==> flow/design.v <==
module Decoder (
input  wire [1:0] IN ,
output reg  [3:0] OUT
);
always @(*)
  begin
  OUT = 4'b0000 ;
    case (IN)
     2'b00 : OUT = 4'b0001 ;
     2'b01 : OUT = 4'b0010 ;          
     2'b10 : OUT = 4'b0100 ;     
     2'b11 : OUT = 4'b1000 ;     
   endcase
 end 
 endmodule
module ARITHMETIC_UNIT 
#( parameter IN_DATA_WIDTH = 16,
             OUT_DATA_WIDTH = 16
)
(
input  wire [IN_DATA_WIDTH-1:0]   A   ,
input  wire [IN_DATA_WIDTH-1:0]   B   ,
input  wire [1:0]                 ALU_FUNC ,
input  wire                       CLK ,
input  wire                       Arith_enable ,
output reg                        Carry_OUT,
output reg [OUT_DATA_WIDTH-1:0]   Arith_OUT,
output reg                        Arith_Flag
);
reg [OUT_DATA_WIDTH-1:0]  Arith_OUT_comb  ;
reg                       Arith_Flag_comb ;
wire                      Carry_OUT_comb  ;
always @ (posedge CLK)
 begin 
   Arith_OUT <= Arith_OUT_comb ;
   Carry_OUT <= Carry_OUT_comb ;
   Arith_Flag <= Arith_Flag_comb ;
	end
always @ (*)
 begin 
    Arith_OUT_comb = 1'b0 ;
    Arith_Flag_comb = 1'b0 ;
	if(Arith_enable)
      case (ALU_FUNC)
      2'b00 : begin
              Arith_OUT_comb = A + B ;
              Arith_Flag_comb = 1'b1 ;              
		      end
      2'b01 : begin
              Arith_OUT_comb = A - B ;
              Arith_Flag_comb = 1'b1 ;           
		      end
      2'b10 : begin
              Arith_OUT_comb = A * B ;
              Arith_Flag_comb = 1'b1 ;           
		      end
      2'b11 : begin
              Arith_OUT_comb = (B == 0) ? {IN_DATA_WIDTH{1'b1}} : A / B ;   
              Arith_Flag_comb = 1'b1 ;           
		      end
      endcase
	else
	 begin
      Arith_OUT_comb = 'b0 ;
      Arith_Flag_comb = 1'b0 ;
     end
 end
assign Carry_OUT_comb = Arith_OUT_comb [IN_DATA_WIDTH] ;
 endmodule
module LOGIC_UNIT 
#( parameter IN_DATA_WIDTH = 16 ,
             OUT_DATA_WIDTH = 16
)
(
input  wire [IN_DATA_WIDTH-1:0]  A   ,
input  wire [IN_DATA_WIDTH-1:0]  B   ,
input  wire [1:0]                ALU_FUNC ,
input  wire                      CLK ,
input  wire                      Logic_enable ,
output reg [OUT_DATA_WIDTH-1:0]  Logic_OUT,
output reg                       Logic_Flag
);
reg [OUT_DATA_WIDTH-1:0]  Logic_OUT_comb  ;
reg                       Logic_Flag_comb ;
always @ (posedge CLK)
 begin 
   Logic_OUT  <= Logic_OUT_comb ;
   Logic_Flag <= Logic_Flag_comb ;
	end
always @ (*)
 begin 
    Logic_OUT_comb = 1'b0 ;
    Logic_Flag_comb = 1'b0 ;
	if(Logic_enable)
      case (ALU_FUNC)
      2'b00 : begin
              Logic_OUT_comb = A & B ;
              Logic_Flag_comb = 1'b1 ;              
		      end
      2'b01 : begin
              Logic_OUT_comb = A | B ;
              Logic_Flag_comb = 1'b1 ;           
		      end
      2'b10 : begin
              Logic_OUT_comb = ~(A & B) ;
              Logic_Flag_comb = 1'b1 ;           
		      end
      2'b11 : begin
              Logic_OUT_comb = ~(A | B) ;
              Logic_Flag_comb = 1'b1 ;           
		      end
      endcase
	else
	 begin
      Logic_OUT_comb = 1'b0 ;
      Logic_Flag_comb = 1'b0 ;
     end
 end
 endmodule
module SHIFT_UNIT 
#( parameter IN_DATA_WIDTH = 16 ,
             OUT_DATA_WIDTH = 16
)
(
input  wire [IN_DATA_WIDTH-1:0]  A   ,
input  wire [IN_DATA_WIDTH-1:0]  B   ,
input  wire [1:0]                ALU_FUNC ,
input  wire                      CLK ,
input  wire                      Shift_enable ,
output reg  [OUT_DATA_WIDTH-1:0] Shift_OUT,
output reg                       Shift_Flag
);
reg [OUT_DATA_WIDTH-1:0]  Shift_OUT_comb  ;
reg                       Shift_Flag_comb ;
always @ (posedge CLK)
 begin 
   Shift_OUT  <= Shift_OUT_comb ;
   Shift_Flag <= Shift_Flag_comb ;
	end
always @ (*)
 begin 
    Shift_OUT_comb = 1'b0 ;
    Shift_Flag_comb = 1'b0 ;
	if(Shift_enable)
      case (ALU_FUNC)
      2'b00 : begin
              Shift_OUT_comb = A >> 1  ;
              Shift_Flag_comb = 1'b1 ;              
		      end
      2'b01 : begin
              Shift_OUT_comb = A << 1 ;
              Shift_Flag_comb = 1'b1 ;           
		      end
      2'b10 : begin
              Shift_OUT_comb = B >> 1 ;
              Shift_Flag_comb = 1'b1 ;           
		      end
      2'b11 : begin
              Shift_OUT_comb = B << 1 ;
              Shift_Flag_comb = 1'b1 ;           
		      end
      endcase
	else
	 begin
      Shift_OUT_comb = 1'b0 ;
      Shift_Flag_comb = 1'b0 ;
     end
 end
 endmodule
module CMP_UNIT 
#( parameter IN_DATA_WIDTH  = 16,
             OUT_DATA_WIDTH = 16
)
(
input  wire [IN_DATA_WIDTH-1:0]   A   ,
input  wire [IN_DATA_WIDTH-1:0]   B   ,
input  wire [1:0]                 ALU_FUNC ,
input  wire                       CLK ,
input  wire                       CMP_enable ,
output reg  [OUT_DATA_WIDTH-1:0]  CMP_OUT ,
output reg                        CMP_Flag
);
reg [OUT_DATA_WIDTH-1:0]  CMP_OUT_comb  ;
reg                       CMP_Flag_comb ;
always @ (posedge CLK)
 begin 
   CMP_OUT  <= CMP_OUT_comb ;
   CMP_Flag <= CMP_Flag_comb ;
	end
always @ (*)
 begin 
    CMP_OUT_comb = 1'b0 ;
    CMP_Flag_comb = 1'b0 ;
	if(CMP_enable)
      case (ALU_FUNC)
      2'b00 : begin
              CMP_OUT_comb = 'b0  ;
              CMP_Flag_comb = 1'b1 ;              
		      end
      2'b01 : begin
              CMP_Flag_comb = 1'b1 ;  
              if (A==B)
                CMP_OUT_comb = 'b1;
              else
                CMP_OUT_comb = 'b0;			  
		      end
      2'b10 : begin
              CMP_Flag_comb = 1'b1 ;  
              if (A>B)
                CMP_OUT_comb = 'b10;
              else
                CMP_OUT_comb = 'b0;			  
		      end
      2'b11 : begin
              CMP_Flag_comb = 1'b1 ; 
              if (A<B)
                CMP_OUT_comb = 'b11;
              else
                CMP_OUT_comb = 'b0;			  
		      end
      endcase
	else
	 begin
      CMP_OUT_comb = 'b0 ;
      CMP_Flag_comb = 1'b0 ;
     end
 end
 endmodule
module ALU_TOP 
#( parameter OP_DATA_WIDTH = 16 ,
             Arith_OUT_WIDTH = OP_DATA_WIDTH + OP_DATA_WIDTH ,            
             Logic_OUT_WIDTH = OP_DATA_WIDTH ,
             Shift_OUT_WIDTH = OP_DATA_WIDTH ,
             CMP_OUT_WIDTH = 3 
)
(
input  wire [OP_DATA_WIDTH-1:0]    A   ,
input  wire [OP_DATA_WIDTH-1:0]    B   ,
input  wire [3:0]                  ALU_FUNC ,
input  wire                        CLK ,
output wire [Arith_OUT_WIDTH-1:0]  Arith_OUT,
output wire                        Carry_OUT,
output wire                        Arith_Flag,
output wire [Logic_OUT_WIDTH-1:0]  Logic_OUT,
output wire                        Logic_Flag,
output wire [Shift_OUT_WIDTH-1:0]  Shift_OUT,
output wire                        Shift_Flag,
output wire [CMP_OUT_WIDTH-1:0]    CMP_OUT,
output wire                        CMP_Flag
);
wire                  CMP_enable ;
wire                  Shift_enable ;
wire                  Logic_enable ;
wire                  Arith_enable ;
Decoder U0 (
.IN(ALU_FUNC[3:2]),
.OUT({Shift_enable,CMP_enable,Logic_enable,Arith_enable})
);
ARITHMETIC_UNIT # ( .IN_DATA_WIDTH(OP_DATA_WIDTH), .OUT_DATA_WIDTH(Arith_OUT_WIDTH)) U0_ARITHMETIC_UNIT (
.A(A),
.B(B),
.ALU_FUNC(ALU_FUNC[1:0]),
.CLK(CLK),
.Arith_enable(Arith_enable),
.Arith_OUT(Arith_OUT),
.Carry_OUT(Carry_OUT),
.Arith_Flag(Arith_Flag)
);
LOGIC_UNIT # ( .IN_DATA_WIDTH(OP_DATA_WIDTH), .OUT_DATA_WIDTH(Logic_OUT_WIDTH)) U0_LOGIC_UNIT (
.A(A),
.B(B),
.ALU_FUNC(ALU_FUNC[1:0]),
.CLK(CLK),
.Logic_enable(Logic_enable),
.Logic_OUT(Logic_OUT),
.Logic_Flag(Logic_Flag)
);
SHIFT_UNIT # ( .IN_DATA_WIDTH(OP_DATA_WIDTH), .OUT_DATA_WIDTH(Shift_OUT_WIDTH)) U0_SHIFT_UNIT (
.A(A),
.B(B),
.ALU_FUNC(ALU_FUNC[1:0]),
.CLK(CLK),
.Shift_enable(Shift_enable),
.Shift_OUT(Shift_OUT),
.Shift_Flag(Shift_Flag)
);
CMP_UNIT # ( .IN_DATA_WIDTH(OP_DATA_WIDTH), .OUT_DATA_WIDTH(CMP_OUT_WIDTH)) U0_CMP_UNIT (
.A(A),
.B(B),
.ALU_FUNC(ALU_FUNC[1:0]),
.CLK(CLK),
.CMP_enable(CMP_enable),
.CMP_OUT(CMP_OUT),
.CMP_Flag(CMP_Flag)
);
endmodule
Subject: tool reports on ALU_TOP

Hi,

## Step by step through the tools: ALU_TOP

Tool output for the design above before and after an edit, in the order of the flow.
"before" refers to lines of the RTL above, "after" to lines of the edited file.
"difference": "after" minus "before" as printed here. "relative change": 100 x difference / "before".
Operators carry their Yosys type and port widths (W data, S select, Z words).
Library cell names are shortened.
The mark n/a stands for no value.

- Top module: ALU_TOP
- Clock port: CLK
- Standard-cell library: sky130hd
- Library corner: tt_025C_1v80

## The edit

The edit as a unified diff against the file above.
A script made this edit. It was not meant as an optimisation and need not keep what the design does.

```diff
@@ -56,5 +56,5 @@
 		      end
       2'b11 : begin
-              Arith_OUT_comb = (B == 0) ? {IN_DATA_WIDTH{1'b1}} : A / B ;   
+              Arith_OUT_comb = A / B ;   
               Arith_Flag_comb = 1'b1 ;           
 		      end
```

## Word-level counts

Yosys after proc, flatten, opt, wreduce and memory -nomap, before mapping. Memory bits, and registers merged into a memory's read port (data or address), are not among the register bits. Print and check cells are not counted.

Storage and ports:

| item | before | after | difference | relative change (%) |
|---|---|---|---|---|
| register bits | 72 | 72 | 0 | 0.00 |
| input bits | 37 | 37 | 0 | 0.00 |
| output and inout bits | 72 | 72 | 0 | 0.00 |
| elaborated cells | 42 | 40 | -2 | -4.76 |

Operators by class:

| item | before | after | difference | relative change (%) |
|---|---|---|---|---|
| add/sub/neg operators | 2 | 2 | 0 | 0.00 |
| multipliers | 1 | 1 | 0 | 0.00 |
| div/mod/pow operators | 1 | 1 | 0 | 0.00 |
| $lt $le $gt $ge | 2 | 2 | 0 | 0.00 |
| equality and inequality tests | 7 | 7 | 0 | 0.00 |
| multiplexer cells | 11 | 10 | -1 | -9.09 |
| bitwise operators | 4 | 4 | 0 | 0.00 |
| reduce/logical cells | 4 | 3 | -1 | -25.00 |

Operators with widths:

| operator | before | after | difference | relative change (%) |
|---|---|---|---|---|
| $logic_not A16 Y1 | 1 | 0 | -1 | -100.00 |
| $mux W32 | 1 | 0 | -1 | -100.00 |

Operator kinds equal on both sides are left out: 21.

## Logic depth

Depth = most cells in a row (Yosys ltp): at word level without a register or memory, in the mapped netlist without a sequential cell, where the memories' decode and read muxes count.

Depth:

| item | before | after | difference | relative change (%) |
|---|---|---|---|---|
| depth in word-level cells | 4 | 3 | -1 | -25.00 |
| ABC_AREA | 0 | 0 | n/a | n/a |
| depth in mapped cells | 471 | 475 | +4 | +0.85 |
| depth with buffers taken out | 434 | 443 | +9 | +2.07 |

## Synthesis result

Yosys stat after the flow's synthesis: flattened, memories mapped to cells. It holds for the ABC_AREA given above (unset counts as 0); a run with the other value may have another netlist.

Cells by type:

| cell type | before | after | difference | relative change (%) |
|---|---|---|---|---|
| nor2_1 | 525 | 559 | +34 | +6.48 |
| o21ai_0 | 166 | 194 | +28 | +16.87 |
| o21a_1 | 193 | 213 | +20 | +10.36 |
| clkbuf_1 | 97 | 111 | +14 | +14.43 |
| nor3_1 | 235 | 222 | -13 | -5.53 |
| buf_1 | 34 | 21 | -13 | -38.24 |
| and3_1 | 19 | 32 | +13 | +68.42 |
| nor2b_1 | 55 | 43 | -12 | -21.82 |
| a21oi_1 | 277 | 267 | -10 | -3.61 |
| nand4_1 | 36 | 46 | +10 | +27.78 |
| a31oi_1 | 29 | 38 | +9 | +31.03 |
| and2_1 | 41 | 48 | +7 | +17.07 |
| a211oi_1 | 43 | 37 | -6 | -13.95 |
| mux2i_1 | 41 | 35 | -6 | -14.63 |
| o21bai_1 | 26 | 20 | -6 | -23.08 |
| nor4_1 | 23 | 29 | +6 | +26.09 |
| a41oi_1 | 4 | 10 | +6 | +150.00 |
| inv_2 | 3 | 9 | +6 | +200.00 |

Cell types equal on both sides are left out: 13.
Not every row of either side is listed.

Synthesis totals:

| item | before | after | difference | relative change (%) |
|---|---|---|---|---|
| mapped cells | 4529 | 4617 | +88 | +1.94 |
| cell area after synthesis (sq um) | 33913.8 | 34326.7 | +412.9 | +1.22 |
| sequential area (sq um) | 1401.3 | 1401.3 | 0.0 | 0.00 |
| flip-flop cells | 70 | 70 | 0 | 0.00 |
| buffer cells | 161 | 157 | -4 | -2.48 |

By module: a second synthesis without flattening, with its own total; a netlist apart from the flattened one above.

Unflattened totals:

| item | before | after | difference | relative change (%) |
|---|---|---|---|---|
| cells (unflattened synthesis) | 4623 | 4613 | -10 | -0.22 |
| area (unflattened synthesis) (sq um) | 34850.9 | 35023.6 | +172.7 | +0.50 |

Rows give one instance, submodules left out.

By module, before:

| module | instances | cells | area (sq um) | sequential area (sq um) |
|---|---|---|---|---|
| ARITHMETIC_UNIT | 1 | 4434 | 32896.6 | 660.6 |
| LOGIC_UNIT | 1 | 56 | 721.9 | 340.3 |
| SHIFT_UNIT | 1 | 55 | 646.9 | 340.3 |
| CMP_UNIT | 1 | 74 | 559.3 | 60.1 |
| Decoder | 1 | 4 | 26.3 | 0.0 |
| ALU_TOP | 1 | 0 | 0.0 | 0.0 |

By module, after:

| module | instances | cells | area (sq um) | sequential area (sq um) |
|---|---|---|---|---|
| ARITHMETIC_UNIT | 1 | 4424 | 33069.2 | 660.6 |
| LOGIC_UNIT | 1 | 56 | 721.9 | 340.3 |
| SHIFT_UNIT | 1 | 55 | 646.9 | 340.3 |
| CMP_UNIT | 1 | 74 | 559.3 | 60.1 |
| Decoder | 1 | 4 | 26.3 | 0.0 |
| ALU_TOP | 1 | 0 | 0.0 | 0.0 |

## Path before layout

OpenSTA on the mapped netlist: ideal clock, no wires. The path of least setup slack (recovery checks aside). Input and output delay are each 20% of the period. Register names are those of the netlist, which keeps one name where synthesis merged equal registers.

Path after synthesis:

| item | before | after | difference | relative change (%) |
|---|---|---|---|---|
| path kind | in2reg | in2reg | n/a | n/a |
| start | input port B[1] | input port B[0] | n/a | n/a |
| end | register U0_ARITHMETIC_UNIT.Arith_OUT[0] | register U0_ARITHMETIC_UNIT.Arith_OUT[0] | n/a | n/a |
| clock period (ns) | 105.0 | 105.0 | 0.0 | 0.00 |
| input delay (ns) | 21.000 | 21.000 | 0.000 | 0.00 |
| library setup time (ns) | 0.132 | 0.126 | -0.006 | n/a |
| launch time at the first pin (ns) | 21.000 | 21.000 | 0.000 | 0.00 |
| arrival time (ns) | 111.190 | 110.755 | -0.435 | -0.39 |
| required time (ns) | 104.868 | 104.874 | +0.006 | +0.01 |
| path slack (ns) | -6.321 | -5.882 | +0.439 | n/a |
| path delay (ns) | 90.322 | 89.881 | -0.441 | -0.49 |
| stages on the path | 439 | 453 | +14 | +3.19 |
| buffers on the path | 48 | 42 | -6 | -12.50 |
| synthesis period reached (ns) | 111.321 | 110.882 | -0.439 | -0.39 |

"path delay" = arrival - input delay + setup time.
"stages on the path": output pins that drive a net of the path, with the launching flip-flop's if there is one; two outputs of one cell count as two.
"synthesis period reached" = period - worst setup slack (recovery checks aside). The figure is calculated, with input and output delays left at 20% of the set period.
Between the ends stands the longest chain of elaborated cells between them, by number of cells; it is not shown to be the way that was timed. Of several equally long chains one is given.
A line is the first line of the expression or statement that the cell stems from. Yosys adds cells for indexed reads and writes and turns some case tables into memories.

Between the ends, after synthesis, before:
- Cells stage by stage: clkbuf_1 clkinv_1 ha_1 o211ai_1 nand2_1 a311oi_1 a21boi_2 ha_1 a21boi_0 o21ai_2 mux2_2 ha_1 nor3_1 a211oi_1 o21ai_2 a21o_1 ha_1 a21o_1 (+403 left out) o21ai_0 nand2b_1 a21oi_1 nor2b_1 o21ai_0 nand2b_1 a21oi_1 nor2b_1 o21ai_0 nand2b_1 a21oi_1 o21ai_0 nand2_1 o2111ai_1 nor3_1 nand4b_1 nor3_1 a221oi_2
- Cells in the longest elaborated chain: 3
- Elaborated cells on any way between the ends: 4
- RTL lines with such cells: 2
- Classes of those cells: 1 x div; 2 x mux; 1 x reduce/logical

Ends and longest elaborated chain, after synthesis, before:

| item | RTL line | text |
|---|---|---|
| from (decl) | 238 | `input  wire [OP_DATA_WIDTH-1:0]    B   ,` |
| $div A16 B16 Y32 | 58 | `Arith_OUT_comb = (B == 0) ? {IN_DATA_WIDTH{1'b1}} : A / B ;` |
| $mux W32 | 58 |  |
| $pmux W32 S4 | 44 | `case (ALU_FUNC)` |
| to (assign) | 35 | `Arith_OUT <= Arith_OUT_comb ;` |
| to (decl) | 27 | `output reg [OUT_DATA_WIDTH-1:0]   Arith_OUT,` |

Between the ends, after synthesis, after:
- Cells stage by stage: inv_1 and4_1 nand3_1 nor2_1 ha_1 o21a_1 nor2_1 or4_1 o32ai_2 ha_1 a21o_1 a31oi_1 nor2_1 mux2_2 ha_1 o21a_1 o22ai_1 or3_1 (+417 left out) nand2b_1 a21oi_1 nor2b_1 o21ai_0 nand2b_1 a21oi_1 nor2b_1 o21ai_0 nand2b_1 a21oi_1 nor2b_1 o21ai_0 nand2b_1 a2111oi_0 o211ai_1 nor4b_1 o2111a_1 a31oi_1
- Cells in the longest elaborated chain: 2
- Elaborated cells on any way between the ends: 5
- RTL lines with such cells: 5
- Classes of those cells: 2 x add/sub; 1 x mul; 1 x div; 1 x mux

Ends and longest elaborated chain, after synthesis, after:

| item | RTL line | text |
|---|---|---|
| from (decl) | 238 | `input  wire [OP_DATA_WIDTH-1:0]    B   ,` |
| $div A16 B16 Y32 | 58 | `Arith_OUT_comb = A / B ;` |
| $pmux W32 S4 | 44 | `case (ALU_FUNC)` |
| to (assign) | 35 | `Arith_OUT <= Arith_OUT_comb ;` |
| to (decl) | 27 | `output reg [OUT_DATA_WIDTH-1:0]   Arith_OUT,` |

## Timing after layout

Path of least setup slack in the final report of the runs of pair 1 (OpenROAD, finished layout, wires in). Where an end is a register, its clock arrival counts in the times.

Path post-layout:

| item | before | after | difference | relative change (%) |
|---|---|---|---|---|
| path kind | in2reg | in2reg | n/a | n/a |
| start | input port B[9] | input port B[5] | n/a | n/a |
| end | register U0_ARITHMETIC_UNIT.Arith_OUT[0] | register U0_ARITHMETIC_UNIT.Arith_OUT[0] | n/a | n/a |
| clock period (ns) | 102.0 | 102.0 | 0.0 | 0.00 |
| input delay (ns) | 20.40 | 20.40 | 0.00 | 0.00 |
| library setup time (ns) | 0.13 | 0.11 | -0.02 | n/a |
| launch time at the first pin (ns) | 20.40 | 20.40 | 0.00 | 0.00 |
| arrival time (ns) | 98.56 | 100.48 | +1.92 | +1.95 |
| required time (ns) | 102.26 | 102.27 | +0.01 | +0.01 |
| path slack (ns) | 3.71 | 1.79 | -1.92 | n/a |
| stages on the path | 416 | 429 | +13 | +3.12 |
| buffers on the path | 17 | 17 | 0 | 0.00 |

Between the ends stands the longest chain of elaborated cells between them, by number of cells; it is not shown to be the way that was timed. Of several equally long chains one is given.

Between the ends, post-layout, before:
- Cells stage by stage: dlymetal6s2s_1 or4_4 or4_4 a311oi_1 a21boi_2 ha_1 a21boi_2 o21ai_2 mux2_4 ha_4 nor2_1 a21oi_1 xnor2_1 nor4_2 a21o_1 ha_1 a21o_1 a21oi_4 (+380 left out) o21ai_1 nand2b_1 a21oi_1 nor2b_1 o21ai_1 nand2b_1 a21oi_2 nor2b_1 o21ai_1 nand2b_1 a21oi_2 o21ai_1 nand2_1 o2111ai_2 nor3_2 nand4b_1 nor3_2 a221oi_2
- Cells in the longest elaborated chain: 3
- Elaborated cells on any way between the ends: 4
- RTL lines with such cells: 2
- Classes of those cells: 1 x div; 2 x mux; 1 x reduce/logical

Ends and longest elaborated chain, post-layout, before:

| item | RTL line | text |
|---|---|---|
| from (decl) | 238 | `input  wire [OP_DATA_WIDTH-1:0]    B   ,` |
| $div A16 B16 Y32 | 58 | `Arith_OUT_comb = (B == 0) ? {IN_DATA_WIDTH{1'b1}} : A / B ;` |
| $mux W32 | 58 |  |
| $pmux W32 S4 | 44 | `case (ALU_FUNC)` |
| to (assign) | 35 | `Arith_OUT <= Arith_OUT_comb ;` |
| to (decl) | 27 | `output reg [OUT_DATA_WIDTH-1:0]   Arith_OUT,` |

Between the ends, post-layout, after:
- Cells stage by stage: clkdlybuf4s50_1 nor4_4 and4_4 nand3_2 nor2_1 ha_1 o21a_1 nor2_1 or4_4 o32ai_4 ha_1 a21o_1 a31oi_4 nor2_2 mux2_4 ha_4 o21a_1 o22ai_1 (+393 left out) nand2b_1 a21oi_1 nor2b_1 o21ai_1 nand2b_1 a21oi_2 nor2b_1 o21ai_1 nand2b_1 a21oi_2 nor2b_1 o21ai_1 nand2b_1 a2111oi_4 o211ai_1 nor4b_2 o2111a_1 a31oi_1
- Cells in the longest elaborated chain: 2
- Elaborated cells on any way between the ends: 2
- RTL lines with such cells: 2
- Classes of those cells: 1 x div; 1 x mux

Ends and longest elaborated chain, post-layout, after:

| item | RTL line | text |
|---|---|---|
| from (decl) | 238 | `input  wire [OP_DATA_WIDTH-1:0]    B   ,` |
| $div A16 B16 Y32 | 58 | `Arith_OUT_comb = A / B ;` |
| $pmux W32 S4 | 44 | `case (ALU_FUNC)` |
| to (assign) | 35 | `Arith_OUT <= Arith_OUT_comb ;` |
| to (decl) | 27 | `output reg [OUT_DATA_WIDTH-1:0]   Arith_OUT,` |

## Flow runs

Both versions went through the flow (Yosys, OpenROAD) with the same settings in each pair. Constraints: input delay and output delay 20% of the set period each, output load 0.01 pF.

Settings, pair 1:
- CORE_UTILIZATION: 40
- period_ns: 102.0
- CAP_MARGIN: 20
- CORE_MARGIN: 2
- SLEW_MARGIN: 20

Measured results, pair 1:

| item | before | after | difference | relative change (%) |
|---|---|---|---|---|
| cell area after synthesis (sq um) | 33913.8 | 34326.7 | +412.9 | +1.22 |
| die footprint (sq um) | 87128.3 | 88176.3 | +1048.0 | +1.20 |
| area of the standard cells in the finished layout (sq um) | 41403.5 | 42692.2 | +1288.7 | +3.11 |
| utilization after routing | 0.494 | 0.501 | +0.007 | n/a |
| setup slack of the worst path (ns) | 3.707 | 1.786 | -1.921 | n/a |
| setup total negative slack (ns) | 0.000 | 0.000 | 0.000 | n/a |
| worst hold slack (ns) | 20.510 | 20.478 | -0.032 | n/a |
| clock period achieved (ns) | 98.293 | 100.214 | +1.921 | +1.95 |

Settings, pair 2:
- ABC_AREA: 1
- CELL_PAD_IN_SITES_GLOBAL_PLACEMENT: 0
- CORE_ASPECT_RATIO: 0.67
- CORE_MARGIN: 8
- CORE_UTILIZATION: 43
- CTS_CLUSTER_SIZE: 70
- GPL_ROUTABILITY_DRIVEN: 0
- GPL_TIMING_DRIVEN: 0
- PLACE_DENSITY: 0.82
- period_ns: 156.0
- CAP_MARGIN: 20
- SLEW_MARGIN: 20

Measured results, pair 2:

| item | before | after | difference | relative change (%) |
|---|---|---|---|---|
| cell area after synthesis (sq um) | 35861.9 | 36884.1 | +1022.2 | +2.85 |
| die footprint (sq um) | 93083.4 | 95593.2 | +2509.8 | +2.70 |
| area of the standard cells in the finished layout (sq um) | 38807.2 | 39917.0 | +1109.8 | +2.86 |
| utilization after routing | 0.471 | 0.467 | -0.004 | n/a |
| setup slack of the worst path (ns) | 18.560 | 26.138 | +7.578 | n/a |
| setup total negative slack (ns) | 0.000 | 0.000 | 0.000 | n/a |
| worst hold slack (ns) | 31.598 | 31.419 | -0.179 | n/a |
| clock period achieved (ns) | 137.440 | 129.862 | -7.578 | -5.51 |

"clock period achieved": clock period set for the run, less the worst setup slack. It is reckoned from that one timing run; input and output delays stay at 20% of the period that was set.

Regards
